==> flow/design.v <==
`timescale 1ns / 1ns
`timescale 1ns / 1ns
module alu #(
    parameter DATA_WIDTH = 16
) (
    input [DATA_WIDTH-1:0] data_in1,
    data_in2,
    input [1:0] op,
    output reg [DATA_WIDTH-1:0] data_out,
    output [2:0] flag
);
  reg carry;
  wire zero, neg;
  wire [16:0] data_in1_add, data_in2_add;
  assign data_in1_add = data_in1;
  assign data_in2_add = data_in2;
  always @(*) begin
    case (op)
      2'b00: {carry, data_out} = {1'b0, ~(data_in1 | data_in2)};
      2'b01: {carry, data_out} = data_in1_add + data_in2_add;
      2'b10: {carry, data_out} = {1'b0, data_in1};
      2'b11: {carry, data_out} = {1'b0, (data_in2 >> 1)};
    endcase
  end
  assign zero = ~(|data_out);
  assign neg  = data_out[DATA_WIDTH-1];
  assign flag = {zero, neg, carry};
endmodule
`timescale 1ns / 1ns
module register #(
    parameter N = 16
) (
    input clk,
    rst,
    en,
    input [N-1:0] data_in,
    output reg [N-1:0] data_out
);
  always @(posedge clk, negedge rst) begin
    if (!rst) begin
      data_out <= 0;
    end else begin
      if (en) begin
        data_out <= data_in;
      end
    end
  end
endmodule
`timescale 1ns / 1ns
module registerfile #(
    parameter N = 16,
    M = 5
) (
    input clk,
    en,
    input [N-1:0] wr_data,
    input [M-1:0] addr,
    output [N-1:0] rd_data
);
  reg [N-1:0] mem[(2**M)-1:0];
  assign rd_data = (addr == 29) ? 0 : ( (addr == 30) ? 16'h1 : ( (addr == 31) ? 16'hffff : mem[addr]));
  always @(posedge clk) begin
    if (en) begin
      mem[addr] <= wr_data;
    end
  end
endmodule
`timescale 1ns / 1ns
 `timescale 1ns / 1ns
module state (
    input            clk,
    rst,
    input      [2:0] op,
    output reg [3:0] state,
    input      [2:0] flag
);
  reg [3:0] nextstate;
  reg       br;
  always @(*) begin
    case (state)
      4'b0000: begin
        if (op == 3'b000) begin
          nextstate = 4'b0001;
        end else if (op == 3'b001) begin
          nextstate = 4'b0010;
        end else if (op == 3'b010) begin
          nextstate = 4'b0011;
        end else if (op == 3'b011) begin
          nextstate = 4'b1010;
        end else if (op == 3'b100) begin
          nextstate = 4'b0100;
        end else if (op == 3'b101) begin
          nextstate = 4'b0101;
        end else if (op == 3'b110) begin
          nextstate = 4'b1000;
        end else nextstate = 4'b0111;
      end
      4'b0001: begin
        nextstate = 4'b1010;
      end
      4'b0010: nextstate = 4'b1010;
      4'b0011: nextstate = 4'b1010;
      4'b0100: nextstate = 4'b1010;
      4'b0101: nextstate = 4'b0110;
      4'b0110: nextstate = 4'b1010;
      4'b0111: nextstate = 4'b1010;
      4'b1000:
      if (br) nextstate = 4'b1001;
      else nextstate = 4'b1010;
      4'b1001: nextstate = 4'b0000;
      4'b1010: nextstate = 4'b0000;
      default: nextstate = 4'b0000;
    endcase   
  end
  always @(posedge clk, negedge rst) begin
    if (!rst) begin
      state <= 4'b0000;
    end else begin
      state <= nextstate;
    end
  end
  always @(*) begin
    case (op)
      3'h0: br = 0;
      3'h1: br = flag[0];
      3'h2: br = flag[1];
      3'h3: br = flag[1] | flag[0];
      3'h4: br = flag[2];
      3'h5: br = flag[2] | flag[0];
      3'h6: br = flag[2] | flag[1];
      3'h7: br = 1;
      default: br = 0;
    endcase   
  end   
endmodule   
`timescale 1ns / 1ns
 `timescale 1ns / 1ns
module decode (
    input [2:0] op,
    input [3:0] state,
    output reg [13:0] dec
);
  always @(*) begin
    case (state)
      4'b0000: begin
        if (op == 3'b110) begin
          dec = 14'b1_1_x_x_xx_xx_1_0_0_1_0_0;
        end else if (op == 3'b101) begin
          dec = 14'b1_1_x_x_xx_xx_1_0_0_0_0_0;
        end else if (op == 3'b011) begin
          dec = 14'bx_1_0_x_1x_xx_0_0_1_0_0_0;
        end else begin
          dec = 14'bx_1_x_x_xx_xx_0_0_0_1_0_0;
        end
      end
      4'b0001: dec = 14'bx_1_x_1_xx_00_0_1_0_0_1_0;
      4'b0010: dec = 14'bx_1_x_1_xx_01_0_1_0_0_1_0;
      4'b0011: dec = 14'bx_0_x_0_1x_xx_0_1_0_0_0_0;
      4'b0100: dec = 14'bx_0_x_x_xx_xx_0_0_0_0_0_1;
      4'b0101: dec = 14'b1_1_x_0_00_xx_1_1_0_0_0_0;
      4'b0110: dec = 14'b1_1_x_0_01_xx_0_1_0_0_0_0;
      4'b1000: dec = 14'bx_1_1_x_xx_xx_0_0_1_0_0_0;
      4'b1001: dec = 14'b0_1_x_x_xx_xx_1_0_0_0_0_0;
      4'b0111: dec = 14'bx_1_x_1_xx_11_0_1_0_0_1_0;
      4'b1011: dec = 14'bx_1_0_x_xx_xx_0_0_0_0_0_1;
      4'b1010: dec = 14'b1_1_x_x_xx_xx_1_0_0_0_0_0;
      default: dec = 14'b0;
    endcase
  end
endmodule
`timescale 1ns / 1ns
module Temple #(
    parameter ADDR_WIDTH = 16,
    parameter DATA_WIDTH = 16
) (
    input                   clk,
    rst,
    output [ADDR_WIDTH-1:0] addr,
    input  [          15:0] rd_data,
    output [          15:0] wr_data,
    output                  en
);
  wire [15:0] pc_sel_data, acc_sel_data, reg_sel_data, imm_sel_data;
  wire [15:0] pc_out, add_out, acc_out;
  wire [15:0] regfile_out, rf_out, alu_out;
  wire [2:0] flag_out, alu_flag;
  wire pc_sel, acc_sel, reg_sel, addr_sel;
  wire pc_en, acc_en, regfile_en, flag_en, rf_en;
  wire [1:0] imm_sel, alu_op;
  wire [ 2:0] op;
  wire [ 3:0] state;
  wire [13:0] dec;
  wire [ 4:0] regfile_addr;
  wire [ 7:0] half_imm_data;
  assign {pc_sel,addr_sel,reg_sel,acc_sel,imm_sel[1:0],alu_op[1:0],pc_en,acc_en,regfile_en,rf_en,flag_en,en} = dec;
  state statemachine (
      .clk(clk),
      .rst(rst),
      .op(op),
      .state(state),
      .flag(flag_out)
  );
  decode decode (
      .op(op),
      .state(state),
      .dec(dec)
  );
  register PC (
      .clk(clk),
      .rst(rst),
      .en(pc_en),
      .data_in(pc_sel_data),
      .data_out(pc_out)
  );
  register Acc (
      .clk(clk),
      .rst(rst),
      .en(acc_en),
      .data_in(acc_sel_data),
      .data_out(acc_out)
  );
  register #(
      .N(3)
  ) flag (
      .clk(clk),
      .rst(rst),
      .en(flag_en),
      .data_in(alu_flag),
      .data_out(flag_out)
  );
  register regi (
      .clk(clk),
      .rst(rst),
      .en(rf_en),
      .data_in(regfile_out),
      .data_out(rf_out)
  );
  alu alu (
      .data_in1(rf_out),
      .data_in2(acc_out),
      .op(alu_op),
      .data_out(alu_out),
      .flag(alu_flag)
  );
  registerfile regfile (
      .clk(clk),
      .en(regfile_en),
      .wr_data(reg_sel_data),
      .rd_data(regfile_out),
      .addr(regfile_addr)
  );
  assign pc_sel_data = (pc_sel) ? add_out : rf_out;
  assign add_out = pc_out + 16'h1;
  assign acc_sel_data = (acc_sel) ? alu_out : imm_sel_data;
  assign reg_sel_data = (reg_sel) ? add_out : acc_out;
  assign addr = addr_sel ? {pc_out[15:1], 1'b0} : {rf_out[15:1], 1'b0};
  assign wr_data = acc_out;
  assign op = (pc_out[0]) ? rd_data[15:13] : rd_data[7:5];
  assign regfile_addr = (pc_out[0]) ? rd_data[12:8] : rd_data[4:0];
  assign half_imm_data = (pc_out[0]) ? rd_data[15:8] : rd_data[7:0];
  assign imm_sel_data = (imm_sel[1]) ? rd_data[15:0] : ( (imm_sel[0]) ? {half_imm_data, acc_out[7:0]} : {acc_out[15:8], half_imm_data});
endmodule   
## Tool chain data of Temple

What the tools print for Temple, step after step.
Line numbers count from 1 in the design file above.
Cell names lack the library's common part.
The mark - stands for no value.

- Design top: Temple
- Clock port: clk
- Standard-cell library: sky130hd
- Timing corner: tt_025C_1v80

## Word-level counts

Source: Yosys, flattened and elaborated, memories not mapped. Widths are those after wreduce. Registers that Yosys merges into a memory's read port (data or address) are not register bits. Print and check cells do not count. Equal cells are merged and count once.
Memory sizes are those after Yosys's memory passes, which may raise the word count (mostly to a power of two), join words into wider ones and drop unused or constant bits.

- Equal/unequal tests: 25
- Reductions and logical operators: 8
- Add/subtract/negate cells: 2
- Bitwise gates (word level): 6
- Muxes and demuxes: 30

Operators with widths:

| operator | count |
|---|---|
| case mux 14 bit (select 12 bit) | 1 |
| 2-to-1 mux 16 bit | 10 |
| case mux 17 bit (select 4 bit) | 1 |
| 2-to-1 mux 14 bit | 2 |
| 2-to-1 mux 4 bit | 7 |
| adder 16 x 16 -> 17 bit | 1 |
| adder 16 x 1 -> 16 bit with constant B | 1 |
| bitwise OR 16 bit | 1 |
| inverter 16 bit | 1 |
| OR reduction 16 bit | 1 |
| equality test 4 x 3 -> 1 bit with constant B | 4 |
| equality test 4 bit with constant B | 4 |
| case mux 4 bit (select 4 bit) | 1 |
| equality test 5 bit with constant B | 3 |
| equality test 3 bit with constant B | 4 |
| 2-to-1 mux 12 bit | 1 |
| 2-to-1 mux 5 bit | 2 |
| equality test 4 x 2 -> 1 bit with constant B | 2 |
| case mux 1 bit (select 8 bit) | 1 |
| 2-to-1 mux 8 bit | 1 |
| equality test 3 x 2 -> 1 bit with constant B | 2 |
| OR reduction 6 bit | 1 |
| equality test 2 bit with constant B | 2 |
| AND reduction 2 bit | 2 |
| equality test 4 x 1 -> 1 bit with constant B | 1 |
| zero test 4 bit | 1 |
| bitwise OR 1 bit | 3 |
| equality test 3 x 1 -> 1 bit with constant B | 1 |

Other operator kinds: 9; their cells: 9.

- Input bits: 18
- Bits in writable memories: 512
- Elaborated cells: 78
- Output and inout bits: 33
- Register bits after elaboration: 55
- Memories: 1

Memories:

| name | words | width | read ports | wr ports | line | source |
|---|---|---|---|---|---|---|
| regfile.mem | 32 | 16 | 1 | 1 | 60 | `reg [N-1:0] mem[(2**M)-1:0];` |

## Logic depth

Longest topological path by Yosys (ltp), each cell counted once; first at word level (registers and memories cut), then after technology mapping (sequential cells cut; the memories' decode and read muxes count).

- Word-level depth: 10
- ABC_AREA: 0
- Mapped depth: 11
- Mapped depth without buffers: 11

## Synthesis result

Yosys stat after the flow's synthesis: flattened, memories mapped to cells. It holds for the ABC_AREA given above (unset counts as 0); a run with the other value may have another netlist.
Totals and module areas in this step are rounded.

Cell types:

| cell type | count |
|---|---|
| edfxtp_1 | 498 |
| mux4_2 | 115 |
| dfrtp_1 | 61 |
| a22oi_1 | 55 |
| ha_1 | 33 |
| a21oi_1 | 81 |
| nand2_1 | 108 |
| nor2_1 | 95 |
| o21ai_0 | 46 |
| o21ai_1 | 32 |
| buf_2 | 31 |
| nand3_1 | 30 |
| and4_1 | 17 |
| inv_1 | 38 |
| mux2i_1 | 14 |
| clkbuf_1 | 31 |
| xnor2_1 | 12 |
| buf_6 | 9 |

Other cell types: 53; their cells: 199.

- Flip-flop cells: 560
- Area of sequential cells: 0.0165 sq mm
- Buffers: 81
- Mapped cells: 1505
- Chip area (Yosys): 0.0241 sq mm

The figures by module come from a second, unflattened synthesis with its own total; it is not the netlist above.

- Cell total of the unflattened synthesis: 1658
- Area (unflattened synthesis): 0.0254 sq mm

Each row is one instance without its submodules.

Modules:

| module | instances | cells | area (sq mm) | seq. area (sq mm) |
|---|---|---|---|---|
| registerfile | 1 | 1039 | 0.0198 | 0.0151 |
| register | 3 | 34 | 0.000649 | 0.0004 |
| alu | 1 | 204 | 0.00156 | 0 |
| Temple | 1 | 242 | 0.00145 | 0 |
| decode | 1 | 39 | 0.000263 | 0 |
| state | 1 | 26 | 0.000244 | 0.0001 |
| register #(N=3) | 1 | 6 | 0.000109 | 0.0000751 |

## Path before layout

Source: OpenSTA report_checks on the synthesized netlist (no wires, ideal clock, input and output delay 20% of the period each), path of least setup slack; recovery checks are left aside. Register names are those of the netlist, which keeps one name where synthesis merged equal registers.

- Kind: input to register
- Start: in rd_data[0]
- End: mem regfile.mem[11][0]
- Stages on the path: 6
- Delay of the path: 2142 ps
- External input delay: 1400 ps
- Arrival: 3154 ps
- Setup slack: 3458 ps
- Period: 7000 ps
- Launch time at the first pin: 1400 ps
- Required time: 6612 ps
- Setup time: 388 ps
- Synthesis period reached: 3542 ps

"delay of the path" = arrival - input delay + setup time.
"stages on the path": output pins that drive a net of the path, with the launching flip-flop's if there is one; two outputs of one cell count as two.
"synthesis period reached" = period - worst setup slack (recovery checks aside). The figure is calculated, with input and output delays left at 20% of the set period.
The rows between start and end are the longest chain of elaborated cells between them; the timing report does not say that the signal goes this way. Where chains are equally long, one stands for them.
A line is the first line of the expression or statement that the cell stems from. Yosys adds cells for indexed reads and writes and turns some case tables into memories.

- Cell sequence: mux2_4 buf_6 buf_2 buf_2 o211ai_1 nor2_1
- Cells in the longest elaborated chain: 2
- Elaborated cells on any way between the ends: 2
- Source lines of those cells: 2
- Classes of those cells: mux: 2

RTL lines, path after synthesis:

| item | line | source |
|---|---|---|
| start, declared | 179 | `input  [          15:0] rd_data,` |
| 2-to-1 mux 5 bit | 259 | `assign regfile_addr = (pc_out[0]) ? rd_data[12:8] : rd_data[4:0];` |
| 2-to-1 mux 5 bit | 63 | `if (en) begin` |
| end, declared | 60 | `reg [N-1:0] mem[(2**M)-1:0];` |

## Path in the finished layout

Path of least setup slack in the final report of stored run 1 (OpenROAD, finished layout, wires in). Where an end is a register, its clock arrival counts in the times.
The report prints the path's times to 10 ps; the period is as set.

- Kind: register to output
- Start: reg statemachine.state
- End: out addr[2]
- Required time: 6720 ps
- Stages on the path: 7
- Launch time at the first pin: 610 ps
- Period: 8400 ps
- Setup slack: 3270 ps
- Arrival: 3450 ps
- Output delay: 1680 ps

An end named without its bit number is one bit of that signal or, where synthesis recoded a state register, one of its new flip-flops.

- Cell sequence: dfrtp_1 or3_1 nor2_1 nand3_1 buf_4 o21ai_0 clkdlybuf4s50_1

RTL lines, path post-layout:

| item | line | source |
|---|---|---|
| start, declared | 74 | `output reg [3:0] state,` |
| start, assigned | 117 | `state <= 4'b0000;` |
| start, assigned | 119 | `state <= nextstate;` |
| end, declared | 178 | `output [ADDR_WIDTH-1:0] addr,` |

Chain of elaborated cells between the ends: none given.

Wiki page: Temple / flow data

Settings and measured results of 6 stored flow runs for module Temple (sky130hd), not sorted in any way. The constraints put input and output delay at 20% of the set period each and load the outputs with 0.01 pF.
"achieved clock period" = clock period - worst setup slack. The figure is calculated, with input and output delays left at 20% of the set period.
"time used up by the worst setup path" = time allowed to the worst setup path (clock period - input delay - output delay, where it has them) - its slack; a late launch clock adds to it, a late capture clock takes from it.
"time used up by the worst setup path" is given in steps of 10 ps.
Values from the reports are rounded here.

### Stored run 1

Settings: `CELL_PAD_IN_SITES_GLOBAL_PLACEMENT=2`, `CORE_UTILIZATION=39`, `CTS_CLUSTER_SIZE=65`, `GPL_ROUTABILITY_DRIVEN=0`, `GPL_TIMING_DRIVEN=1`, `MAX_ROUTING_LAYER=met4`, `PLACE_DENSITY_LB_ADDON=0.13`, `SETUP_SLACK_MARGIN=1.91`, `TNS_END_PERCENT=60`, `period_ns=8.4`, `CAP_MARGIN=20`, `CORE_MARGIN=2`, `SLEW_MARGIN=20`

- Chip area after synthesis (Yosys): 0.0241 sq mm
- Overall die area: 0.0637 sq mm
- Standard-cell area after routing: 0.0276 sq mm
- Lowest setup slack: 3270 ps
- Total negative slack: 0 ps
- Worst hold slack after layout: 467 ps
- Achieved clock period: 5135 ps
- Time used up by the worst setup path: 3450 ps
- Kind of the worst setup path: register to output

### Stored run 2

Settings: `ABC_AREA=1`, `CAP_MARGIN=15`, `CORE_UTILIZATION=45`, `CTS_CLUSTER_DIAMETER=337`, `CTS_CLUSTER_SIZE=69`, `GPL_TIMING_DRIVEN=1`, `HOLD_SLACK_MARGIN=0.08`, `MAX_ROUTING_LAYER=met4`, `MIN_ROUTING_LAYER=met2`, `PLACE_DENSITY_LB_ADDON=0.08`, `TNS_END_PERCENT=95`, `period_ns=7.0`, `CORE_MARGIN=2`, `SLEW_MARGIN=20`

- Chip area after synthesis (Yosys): 0.0244 sq mm
- Overall die area: 0.0562 sq mm
- Standard-cell area after routing: 0.0263 sq mm
- Lowest setup slack: 1660 ps
- Total negative slack: 0 ps
- Worst hold slack after layout: 517 ps
- Achieved clock period: 5345 ps
- Time used up by the worst setup path: 3940 ps
- Kind of the worst setup path: register to output

### Stored run 3

Settings: `ABC_AREA=1`, `CAP_MARGIN=5`, `CORE_UTILIZATION=45`, `CTS_CLUSTER_SIZE=62`, `GPL_TIMING_DRIVEN=0`, `HOLD_SLACK_MARGIN=0.08`, `MAX_ROUTING_LAYER=met4`, `MIN_ROUTING_LAYER=met2`, `PLACE_DENSITY_LB_ADDON=0.08`, `TNS_END_PERCENT=95`, `period_ns=7.0`, `CORE_MARGIN=2`, `SLEW_MARGIN=20`

- Chip area after synthesis (Yosys): 0.0244 sq mm
- Overall die area: 0.0562 sq mm
- Standard-cell area after routing: 0.0289 sq mm
- Lowest setup slack: 1570 ps
- Total negative slack: 0 ps
- Worst hold slack after layout: 470 ps
- Achieved clock period: 5430 ps
- Time used up by the worst setup path: 4030 ps
- Kind of the worst setup path: register to output

### Stored run 4

Settings: `ABC_AREA=0`, `CAP_MARGIN=5`, `CELL_PAD_IN_SITES_GLOBAL_PLACEMENT=1`, `CORE_ASPECT_RATIO=0.81`, `CORE_UTILIZATION=39`, `GPL_ROUTABILITY_DRIVEN=0`, `MIN_ROUTING_LAYER=met2`, `PLACE_DENSITY_LB_ADDON=0.09`, `SLEW_MARGIN=35`, `TNS_END_PERCENT=10`, `period_ns=6.35`, `CORE_MARGIN=2`

- Chip area after synthesis (Yosys): 0.0241 sq mm
- Overall die area: 0.0637 sq mm
- Standard-cell area after routing: 0.0276 sq mm
- Lowest setup slack: 859 ps
- Total negative slack: 0 ps
- Worst hold slack after layout: 468 ps
- Achieved clock period: 5491 ps
- Time used up by the worst setup path: 4220 ps
- Kind of the worst setup path: register to output

### Stored run 5

Settings: `ABC_AREA=1`, `CELL_PAD_IN_SITES_DETAIL_PLACEMENT=1`, `CELL_PAD_IN_SITES_GLOBAL_PLACEMENT=2`, `CORE_UTILIZATION=35`, `PLACE_DENSITY=0.93`, `SETUP_SLACK_MARGIN=1.01`, `period_ns=8.19`, `CAP_MARGIN=20`, `CORE_MARGIN=2`, `SLEW_MARGIN=20`

- Chip area after synthesis (Yosys): 0.0244 sq mm
- Overall die area: 0.072 sq mm
- Standard-cell area after routing: 0.028 sq mm
- Lowest setup slack: 2920 ps
- Total negative slack: 0 ps
- Worst hold slack after layout: 491 ps
- Achieved clock period: 5274 ps
- Time used up by the worst setup path: 3640 ps
- Kind of the worst setup path: register to output

### Stored run 6

Settings: `CORE_UTILIZATION=40`, `PLACE_DENSITY=0.6`, `period_ns=5.54`, `CAP_MARGIN=20`, `CORE_MARGIN=2`, `SLEW_MARGIN=20`

- Chip area after synthesis (Yosys): 0.0241 sq mm
- Overall die area: 0.0621 sq mm
- Standard-cell area after routing: 0.0277 sq mm
- Lowest setup slack: 1020 ps
- Total negative slack: 0 ps
- Worst hold slack after layout: 474 ps
- Achieved clock period: 4520 ps
- Time used up by the worst setup path: 3410 ps
- Kind of the worst setup path: register to output
